==> flow/design.v <==
module alu (
  input [32-1:0] a, b, 
  input [2:0] s, 
  input ext,addcom,
  output [32-1:0] y );
  wire [4:0] shamt;
  wire signed [31:0] sa, sb, sy, slt;
  wire [31:0] sltu;
  wire [31:0] yy;
  assign sa = $signed(a);
  assign sb = $signed(b);
  assign shamt = b[4:0];
  assign sy = sa >>> shamt;
  assign sltu = a <b ? 1:0;
  assign slt = sa <sb ? 1:0;
  assign y = addcom ?  a+b: yy;
  assign yy = s==3'b000 & ext ? a-b:
  			 s==3'b000 & ~ext ? a+b:
             s==3'b100 ? a ^ b:
             s==3'b110 ? a | b:
             s==3'b111 ? a & b:
             s==3'b010 ? slt:
             s==3'b011 ? sltu:
             s==3'b001 ? a << shamt:
             s==3'b101 & ~ext ? a >> shamt:
             s==3'b101 & ext ? sy: 0;
endmodule
module rfile (
 input clk,
 input [5-1:0] a1, a2, a3,
 output [32-1:0] rd1, rd2,
 input [32-1:0] wd3,
 input we3);
	reg [32-1:0] rf[0:32-1];
	assign rd1 = |a1 == 0 ? 0: rf[a1];
	assign rd2 = |a2 == 0 ? 0: rf[a2];
	always @(negedge clk) 
		if(we3) rf[a3] <= wd3;
endmodule
module rv32i (
    input clk,
    rst_n,
    input [32-1:0] instr,
    input [32-1:0] readdata,
    output reg [32-1:0] pc,
    output [32-1:0] adrdata,
    output [32-1:0] writedata,
    output we,
    output ecall
);
  reg [32-1:0] pcplus4D;
  wire [32-1:0] pcplus4;
  reg [32-1:0] pcBranchMissed;
  reg [32-1:0] instrD;
  wire stall;
  wire btakenD;
  wire bra_op;
  assign pcplus4 = pc + 4;
  wire pre_bra_op;
  wire [32-1:0] pcbranch;
  wire branchMiss;
  reg [1:0] bra_history[0:31];
  wire [4:0] bra_history_address;
  reg [4:0] bra_history_addressD;
  wire [12:0] imm_bF;
  wire [2:0] funct3F;
  wire [6:0] funct7F;
  wire [7-1:0] opcodeF;
  wire [5-1:0] rs1F, rs2F, rdF;
  wire [19:0] sextF;
  assign {funct7F, rs2F, rs1F, funct3F, rdF, opcodeF} = instr;
  assign sextF = {20{instr[31]}};
  assign imm_bF = {funct7F[6], rdF[0], funct7F[5:0], rdF[4:1], 1'b0};
  assign pre_bra_op = (opcodeF == 7'b1100011);
  assign pcbranch = pcplus4 + {sextF[18:0], imm_bF};
  assign bra_history_address = pc[6:2];
  wire bra_history_now;
  assign bra_history_now = bra_history[bra_history_address][1];
  always @(posedge clk or negedge rst_n) begin
    if (!rst_n) instrD <= 0;
    else if (!stall & branchMiss & bra_op) instrD <= 32'b0000000000000000000000000_0110011;
    else if (!stall) instrD <= instr;
  end
  integer i;
  always @(posedge clk or negedge rst_n) begin
    if (!rst_n) begin
      pc <= 0;
      pcBranchMissed <= 0;
      bra_history_addressD <= 0;
    end else if (!stall & branchMiss & bra_op) pc <= pcBranchMissed;
    else if (!stall & pre_bra_op & bra_history_now) begin
      pc <= pcbranch;
      pcBranchMissed <= pcplus4;
      bra_history_addressD <= bra_history_address;
    end else if (!stall & pre_bra_op & !bra_history_now) begin
      pc <= pcplus4;
      pcBranchMissed <= pcbranch;
      bra_history_addressD <= bra_history_address;
    end else if (!stall & branchMiss & bra_op) pc <= pcBranchMissed;
    else if (!stall) pc <= pcplus4;
  end
  always @(posedge clk or negedge rst_n) begin
    if (!rst_n) begin
      for (i = 0; i < 32; i = i + 1) begin
        bra_history[i] <= 2'b10;
      end
    end else if (!stall & bra_op & btakenD & bra_history[bra_history_addressD] != 2'b11)
      bra_history[bra_history_addressD] <= bra_history[bra_history_addressD] + 1;
    else if (!stall & bra_op & !btakenD & bra_history[bra_history_addressD] != 2'b00)
      bra_history[bra_history_addressD] <= bra_history[bra_history_addressD] - 1;
  end
  wire addcom;
  wire [2:0] funct3;
  wire [6:0] funct7;
  wire [5-1:0] rs1, rs2, rd;
  wire [32-1:0] reg1, reg2, reg1f, reg2f;
  wire [7-1:0] opcode;
  wire [ 5-1:0] shamt;
  wire [7-1:0] func;
  wire [11:0] imm_i, imm_s;
  wire [12:0] imm_b;
  wire [20:0] imm_j, imm_u;
  wire rwe;
  wire alu_op, imm_op;
  wire sw_op, beq_op, bne_op, blt_op, bge_op, bltu_op, bgeu_op, lw_op;
  wire slt_op, ecall_op;
  wire lui_op;
  wire ext;
  wire signed [31:0] sreg1, sreg2;
  wire [19:0] sext;
  wire [32-1:0] imm;
  reg [32-1:0] immE, reg1E, reg2E;
  wire [32-1:0] resultdata;
  reg [5-1:0] rdE, rdW;
  reg [2:0] funct3E;
  reg extE, sw_opE, lw_opE, lw_opM, lui_opE, ecall_opE, rweE, rweM, addcomE;
  reg [5-1:0] rdM;
  reg rweW, alu_opE;
  reg [5-1:0] rs1E, rs2E;
  wire lwstall, branchstall;
  reg [32-1:0] resultM;
  assign sreg1 = $signed(reg1f);
  assign sreg2 = $signed(reg2f);
  assign {funct7, rs2, rs1, funct3, rd, opcode} = instrD;
  assign sext = {20{instrD[31]}};
  assign imm_i = {funct7, rs2};
  assign imm_s = {funct7, rd};
  assign imm_b = {funct7[6], rd[0], funct7[5:0], rd[4:1], 1'b0};
  assign imm_j = {instrD[31], instrD[19:12], instrD[20], instrD[30:21], 1'b0};
  assign imm_u = instrD[31:12];
  assign sw_op = (opcode == 7'b0100011) & (funct3 == 3'b010);
  assign lw_op = (opcode == 7'b0000011) & (funct3 == 3'b010);
  assign alu_op = (opcode == 7'b0110011);
  assign imm_op = (opcode == 7'b0010011);
  assign bra_op = (opcode == 7'b1100011);
  assign lui_op = (opcode == 7'b0110111);
  assign beq_op = bra_op & (funct3 == 3'b000);
  assign bne_op = bra_op & (funct3 == 3'b001);
  assign blt_op = bra_op & (funct3 == 3'b100);
  assign bge_op = bra_op & (funct3 == 3'b101);
  assign bltu_op = bra_op & (funct3 == 3'b110);
  assign bgeu_op = bra_op & (funct3 == 3'b111);
  assign ecall_op = (opcode == 7'b1110011) & (funct3 == 3'b000);
  assign ext = alu_op & funct7[5];
  assign imm = imm_op | lw_op ? {sext, imm_i}:
				sw_op ? {sext, imm_s}:
	      lui_op ? {imm_u,12'b0}: {sext[10:0], imm_j};
  assign rwe = lw_op | alu_op | imm_op | lui_op;
  assign addcom = (lw_op | sw_op);
  rfile rfile_1 (
      .clk(clk),
      .rd1(reg1),
      .a1 (rs1),
      .rd2(reg2),
      .a2 (rs2),
      .wd3(resultdata),
      .a3 (rdW),
      .we3(rweW)
  );
  assign lwstall = ((rs1 == rdE) | ((rs2 == rdE) & !imm_op)) & lw_opE;
  assign branchstall =  (bra_op & rweE & (rs1 == rdE | rs2 == rdE)) |
      (bra_op & lw_opM & (rs1 == rdM | rs2 == rdM));
  assign stall = lwstall | branchstall;
  assign branchMiss = btakenD != bra_history[bra_history_addressD][1];
  assign reg1f = (rs1 != 0) & (rs1 == rdM) & rweM ? resultM : reg1;
  assign reg2f = (rs2 != 0) & (rs2 == rdM) & rweM ? resultM : reg2;
  assign btakenD = beq_op & (reg1f == reg2f) | bne_op & (reg1f != reg2f) |
		blt_op & (sreg1<sreg2)  | bge_op & (sreg1>=sreg2)  |
		bltu_op & (reg1f<reg2f)  | bgeu_op & (reg1f>=reg2f);
  always @(posedge clk or negedge rst_n) begin
    if (!rst_n) begin
      reg1E <= 0;
      reg2E <= 0;
      rdE <= 0;
      rs1E <= 0;
      rs2E <= 0;
      funct3E <= 0;
      sw_opE <= 0;
      lw_opE <= 0;
      ecall_opE <= 0;
      lui_opE <= 0;
      alu_opE <= 0;
      rweE <= 0;
      addcomE <= 0;
      extE <= 0;
      immE <= 0;
    end else if (stall) begin
      sw_opE <= 0;
      rweE   <= 0;
      lw_opE <= 0;
    end else begin
      reg1E <= reg1f;
      reg2E <= reg2f;
      rdE <= rd;
      rs1E <= rs1;
      rs2E <= rs2;
      funct3E <= funct3;
      sw_opE <= sw_op;
      lw_opE <= lw_op;
      ecall_opE <= ecall_op;
      lui_opE <= lui_op;
      alu_opE <= alu_op;
      rweE <= rwe;
      addcomE <= addcom;
      extE <= ext;
      immE <= imm;
    end
  end
  wire [32-1:0] srca, srcb, alub, result, aluresult;
  reg [32-1:0] alubM;
  reg sw_opM, ecall_opM;
  wire [32-1:0] fdata;
  reg  [32-1:0] fdataW;
  assign result = lui_opE ? immE : aluresult;
  assign srca = rweM & rs1E!=0 & rdM == rs1E ? resultM:
				rweW & rs1E!=0 & rdW == rs1E ? fdataW: reg1E;
  assign srcb = alu_opE ? alub : immE;
  assign alub = rweM & rs2E!=0 & rdM == rs2E ? resultM:
				rweW & rs2E!=0 & rdW == rs2E ? fdataW: reg2E;
  alu alu_1 (
      .a(srca),
      .b(srcb),
      .s(funct3E),
      .ext(extE),
      .addcom(addcomE),
      .y(aluresult)
  );
  always @(posedge clk or negedge rst_n) begin
    if (!rst_n) begin
      resultM <= 0;
      alubM <= 0;
      rdM <= 0;
      rweM <= 0;
      sw_opM <= 0;
      lw_opM <= 0;
      ecall_opM <= 0;
    end else begin
      resultM <= result;
      alubM <= alub;
      rdM <= rdE;
      rweM <= rweE;
      sw_opM <= sw_opE;
      lw_opM <= lw_opE;
      ecall_opM <= ecall_opE;
    end
  end
  reg lw_opW, ecall_opW;
  reg [32-1:0] resultW;
  reg [32-1:0] readdataW;
  assign we = sw_opM;
  assign adrdata = resultM;
  assign writedata = alubM;
  assign fdata = lw_opM ? readdata : resultM;
  always @(posedge clk or negedge rst_n) begin
    if (!rst_n) begin
      lw_opW <= 0;
      ecall_opW <= 0;
      rdW <= 0;
      rweW <= 0;
      fdataW <= 0;
      resultW <= 0;
      readdataW <= 0;
    end else begin
      lw_opW <= lw_opM;
      ecall_opW <= ecall_opM;
      rdW <= rdM;
      rweW <= rweM;
      readdataW <= readdata;
      fdataW <= fdata;
      resultW <= resultM;
    end
  end
  assign ecall = ecall_opW;
  assign resultdata = lw_opW ? readdataW : resultW;
endmodule
# Tool chain data of rv32i
# Tool output for the design above before and after an edit, in the order of the flow.
# "before" refers to lines of the RTL above, "after" to lines of the edited file.
# "diff" is "after" less "before", of the values as shown; "change_rel_pct" is that difference over "before", in percent.
# Operators: Yosys type, input widths -> output width; for muxes data width and select width s.
# Not given: -
[design] top="rv32i" clk_port="clk" cell_library="sky130hd" pvt_corner="tt_025C_1v80"

# The edit
# Unified diff, file above to edited file.
# A script made this edit. It changes what the design does and was not meant as an optimisation.
# begin of diff
@@ -168,9 +168,11 @@
   assign rwe = lw_op | alu_op | imm_op | lui_op;
   assign addcom = (lw_op | sw_op);
+  wire [32-1:0] reg2_p, reg2_n;
+  wire [32-1:0] reg1_p, reg1_n;
   rfile rfile_1 (
       .clk(clk),
-      .rd1(reg1),
+      .rd1(reg1_p),
       .a1 (rs1),
-      .rd2(reg2),
+      .rd2(reg2_p),
       .a2 (rs2),
       .wd3(resultdata),
@@ -178,4 +180,8 @@
       .we3(rweW)
   );
+  rfile rfile_1_x (.clk(clk), .rd1(reg1_n), .a1(~rs1), .rd2(reg2_n), .a2(rs2), .wd3(resultdata),
+      .a3(rdW), .we3(rweW));
+  assign reg2 = reg2_p ^ reg2_n;
+  assign reg1 = reg1_p ^ reg1_n;
   assign lwstall = ((rs1 == rdE) | ((rs2 == rdE) & !imm_op)) & lw_opE;
   assign branchstall =  (bra_op & rweE & (rs1 == rdE | rs2 == rdE)) |
# end of diff

# After elaboration
# Yosys after proc, flatten, opt, wreduce and memory -nomap, before mapping. Print and check cells are not counted.
# Memory sizes are those after Yosys's memory passes, which may raise the word count (mostly to a power of two), join words into wider ones and drop unused or constant bits.
[classes] element="add_sub_neg" before=6 after=6 diff=0 change_rel_pct=0.00
[classes] element="mul" before=0 after=0 diff=0
[classes] element="div" before=0 after=0 diff=0
[classes] element="n_cmp" before=6 after=6 diff=0 change_rel_pct=0.00
[classes] element="eq_ne" before=97 after=97 diff=0 change_rel_pct=0.00
[classes] element="shifts" before=3 after=3 diff=0 change_rel_pct=0.00
[classes] element="n_mux" before=178 after=180 diff=2 change_rel_pct=1.12
[classes] element="logic" before=68 after=71 diff=3 change_rel_pct=4.41
[classes] element="reduce_and_logical" before=52 after=54 diff=2 change_rel_pct=3.85
[op_table] cell="$mux 32" before=32 after=34 diff=2 change_rel_pct=6.25
[op_table] cell="$xor 32x32->32" before=1 after=3 diff=2 change_rel_pct=200.00
[op_table] cell="$logic_not 32->1" before=2 after=3 diff=1 change_rel_pct=50.00
[op_table] cell="$reduce_or 5->1" before=2 after=3 diff=1 change_rel_pct=50.00
[op_table] cell="$not 5->5" before=0 after=1 diff=1
[op_table] cell="$mux 2" before=132 after=132 diff=0 change_rel_pct=0.00
[op_table] cell="$and 1x1->1" before=48 after=48 diff=0 change_rel_pct=0.00
[op_table] cell="$reduce_and 2->1" before=33 after=33 diff=0 change_rel_pct=0.00
[op_table] cell="$eq 5x5->1 const B" before=32 after=32 diff=0 change_rel_pct=0.00
[op_table] cell="$eq 5x4->1 const B" before=16 after=16 diff=0 change_rel_pct=0.00
[op_table] cell="$or 1x1->1" before=15 after=15 diff=0 change_rel_pct=0.00
[op_table] cell="$eq 3x3->1 const B" before=8 after=8 diff=0 change_rel_pct=0.00
[op_table] cell="$eq 5x3->1 const B" before=8 after=8 diff=0 change_rel_pct=0.00
[op_table] cell="$eq 5x5->1" before=8 after=8 diff=0 change_rel_pct=0.00
[op_table] cell="$mux 1" before=6 after=6 diff=0 change_rel_pct=0.00
[op_table] cell="$eq 5x2->1 const B" before=4 after=4 diff=0 change_rel_pct=0.00
[op_table] cell="$logic_not 1->1" before=4 after=4 diff=0 change_rel_pct=0.00
[op_table] cell="$lt 32x32->1" before=4 after=4 diff=0 change_rel_pct=0.00
[op_table] cell="$reduce_bool 5->1" before=4 after=4 diff=0 change_rel_pct=0.00
[op_table] cell="$eq 3x2->1 const B" before=3 after=3 diff=0 change_rel_pct=0.00
[op_table] cell="$eq 7x6->1 const B" before=3 after=3 diff=0 change_rel_pct=0.00
[op_table] cell="$eq 7x7->1 const B" before=3 after=3 diff=0 change_rel_pct=0.00
[op_table] cell="$mux 31" before=3 after=3 diff=0 change_rel_pct=0.00
[op_table] cell="$mux 5" before=3 after=3 diff=0 change_rel_pct=0.00
[op_table] cell="$reduce_bool 2->1" before=3 after=3 diff=0 change_rel_pct=0.00
[op_table] cell="$add 32x32->32" before=2 after=2 diff=0 change_rel_pct=0.00
[op_table] cell="$eq 3x1->1 const B" before=2 after=2 diff=0 change_rel_pct=0.00
[op_table] cell="$eq 5x1->1 const B" before=2 after=2 diff=0 change_rel_pct=0.00
# Not every row of either side is listed.
[bits] element="register_bits" before=464 after=464 diff=0 change_rel_pct=0.00
[bits] element="latchBits" before=0 after=0 diff=0
[bits] element="ram_bits" before=1024 after=2048 diff=1024 change_rel_pct=100.00
[bits] element="rom_bits" before=0 after=0 diff=0
[bits] element="clocked_rd_ports_x_width" before=0 after=0 diff=0
[bits] element="memories" before=1 after=2 diff=1 change_rel_pct=100.00
[bits] element="inputBits" before=66 after=66 diff=0 change_rel_pct=0.00
[bits] element="output_inout_bits" before=98 after=98 diff=0 change_rel_pct=0.00
[bits] element="word_cells" before=476 after=484 diff=8 change_rel_pct=1.68
[mem_list] element="memory_list" before="rfile_1.rf 32 x 32 bit 2R1W" after="rfile_1.rf 32 x 32 bit 2R1W; rfile_1_x.rf 32 x 32 bit 2R1W"

# Logic depth
# Depth = most cells in a row (Yosys ltp): at word level without a register or memory, in the mapped netlist without a sequential cell, where the memories' decode and read muxes count.
[depth] element="ltp_word" before=22 after=24 diff=2 change_rel_pct=9.09
[depth] element="abc_area" before="0" after="0"
[depth] element="mapped_depth" before=23 after=25 diff=2 change_rel_pct=8.70
[depth] element="ltp_nobuf" before=20 after=20 diff=0 change_rel_pct=0.00

# Synthesis result
# Yosys stat after the flow's synthesis: flattened, memories mapped to cells. It holds for the ABC_AREA given above (unset counts as 0); a run with the other value may have another netlist.
[types] cell_type="sky130_fd_sc_hd__mux2i_1" before=192 after=99 diff=-93 change_rel_pct=-48.44
[types] cell_type="sky130_fd_sc_hd__nand3_1" before=117 after=186 diff=69 change_rel_pct=58.97
[types] cell_type="sky130_fd_sc_hd__a211oi_1" before=87 after=20 diff=-67 change_rel_pct=-77.01
[types] cell_type="sky130_fd_sc_hd__o31ai_1" before=82 after=26 diff=-56 change_rel_pct=-68.29
[types] cell_type="sky130_fd_sc_hd__nand4_1" before=80 after=28 diff=-52 change_rel_pct=-65.00
[types] cell_type="sky130_fd_sc_hd__mux2_2" before=181 after=229 diff=48 change_rel_pct=26.52
[types] cell_type="sky130_fd_sc_hd__clkbuf_1" before=356 after=310 diff=-46 change_rel_pct=-12.92
[types] cell_type="sky130_fd_sc_hd__nor3_1" before=138 after=101 diff=-37 change_rel_pct=-26.81
[types] cell_type="sky130_fd_sc_hd__nor2_1" before=315 after=279 diff=-36 change_rel_pct=-11.43
[types] cell_type="sky130_fd_sc_hd__xnor2_1" before=90 after=125 diff=35 change_rel_pct=38.89
[types] cell_type="sky130_fd_sc_hd__xor2_1" before=41 after=76 diff=35 change_rel_pct=85.37
[types] cell_type="sky130_fd_sc_hd__nor2b_1" before=51 after=24 diff=-27 change_rel_pct=-52.94
[types] cell_type="sky130_fd_sc_hd__nand2_1" before=582 after=556 diff=-26 change_rel_pct=-4.47
[types] cell_type="sky130_fd_sc_hd__mux4_2" before=624 after=649 diff=25 change_rel_pct=4.01
[types] cell_type="sky130_fd_sc_hd__o22ai_1" before=30 after=54 diff=24 change_rel_pct=80.00
[types] cell_type="sky130_fd_sc_hd__a21oi_1" before=281 after=303 diff=22 change_rel_pct=7.83
[types] cell_type="sky130_fd_sc_hd__o32ai_1" before=29 after=7 diff=-22 change_rel_pct=-75.86
[types] cell_type="sky130_fd_sc_hd__o21ai_0" before=315 after=335 diff=20 change_rel_pct=6.35
# Not every row of either side is listed.
[synth_totals] element="mapped_cells" before=6193 after=6016 diff=-177 change_rel_pct=-2.86
[synth_totals] element="area_um2" before=81475.6 after=80895.1 diff=-580.5 change_rel_pct=-0.71
[synth_totals] element="sequential_area_um2" before=42400.7 after=42400.7 diff=0.0 change_rel_pct=0.00
[synth_totals] element="flip_flops" before=1488 after=1488 diff=0 change_rel_pct=0.00
# The figures by module come from a second, unflattened synthesis with its own total; it is not the netlist above.
[hier_totals] element="hier_cells" before=6406 after=8961 diff=2555 change_rel_pct=39.88
[hier_totals] element="area_unflattened_um2" before=82191.3 after=129668.1 diff=47476.8 change_rel_pct=57.76
# Each row is one instance without its submodules.
[by_module_before] module="rfile" instances=1 n_cells=2542 mod_area_um2=47658.2 seq_area_um2=30749.5
[by_module_before] module="rv32i" instances=1 n_cells=2532 mod_area_um2=24976.5 seq_area_um2=11651.2
[by_module_before] module="alu" instances=1 n_cells=1332 mod_area_um2=9556.7 seq_area_um2=0.0
[by_module_after] module="rfile" instances=2 n_cells=2542 mod_area_um2=47658.2 seq_area_um2=30749.5
[by_module_after] module="rv32i" instances=1 n_cells=2545 mod_area_um2=24795.0 seq_area_um2=11651.2
[by_module_after] module="alu" instances=1 n_cells=1332 mod_area_um2=9556.7 seq_area_um2=0.0

# Layout results
# Runs of the flow (Yosys, OpenROAD) on both versions; the two runs of a pair have the same settings. The constraints put input and output delay at 20% of the set period each and load the outputs with 0.01 pF.
[settings_pair_A] CAP_MARGIN=40 SLEW_MARGIN=40 period_ns=11.4 CORE_MARGIN=2 CORE_UTILIZATION=40
[measured_pair_A] element="post_synth_area_um2" before=81475.6 after=80895.1 diff=-580.5 change_rel_pct=-0.71
[measured_pair_A] element="design_die_area_um2" before=207316.0 after=205853.0 diff=-1463.0 change_rel_pct=-0.71
[measured_pair_A] element="finalUtil_pct" before=48.4 after=48.4 diff=0.0
[measured_pair_A] element="worst_setup_slack_ns" before=0.206 after=0.010 diff=-0.196
[measured_pair_A] element="setup_tns_ns" before=0.000 after=0.000 diff=0.000
[measured_pair_A] element="total_power_uw" before=17253 after=17517 diff=264 change_rel_pct=1.53
[settings_pair_B] CAP_MARGIN=40 CELL_PAD_IN_SITES_DETAIL_PLACEMENT=2 CORE_MARGIN=3 CORE_UTILIZATION=24 CTS_CLUSTER_DIAMETER=199 CTS_CLUSTER_SIZE=21 PLACE_DENSITY=0.38 SLEW_MARGIN=10 period_ns=8.73
[measured_pair_B] element="post_synth_area_um2" before=81475.6 after=80895.1 diff=-580.5 change_rel_pct=-0.71
[measured_pair_B] element="design_die_area_um2" before=346509.0 after=344064.0 diff=-2445.0 change_rel_pct=-0.71
[measured_pair_B] element="finalUtil_pct" before=29.3 after=29.3 diff=0.0
[measured_pair_B] element="worst_setup_slack_ns" before=-1.037 after=-1.295 diff=-0.258
[measured_pair_B] element="setup_tns_ns" before=-150.749 after=-191.965 diff=-41.216
[measured_pair_B] element="total_power_uw" before=20161 after=20582 diff=421 change_rel_pct=2.09
# By "total_power_uw" is meant OpenSTA's value without simulated activity: inputs other than the clock are taken to toggle once in ten clock periods, and the tool carries that through the logic.
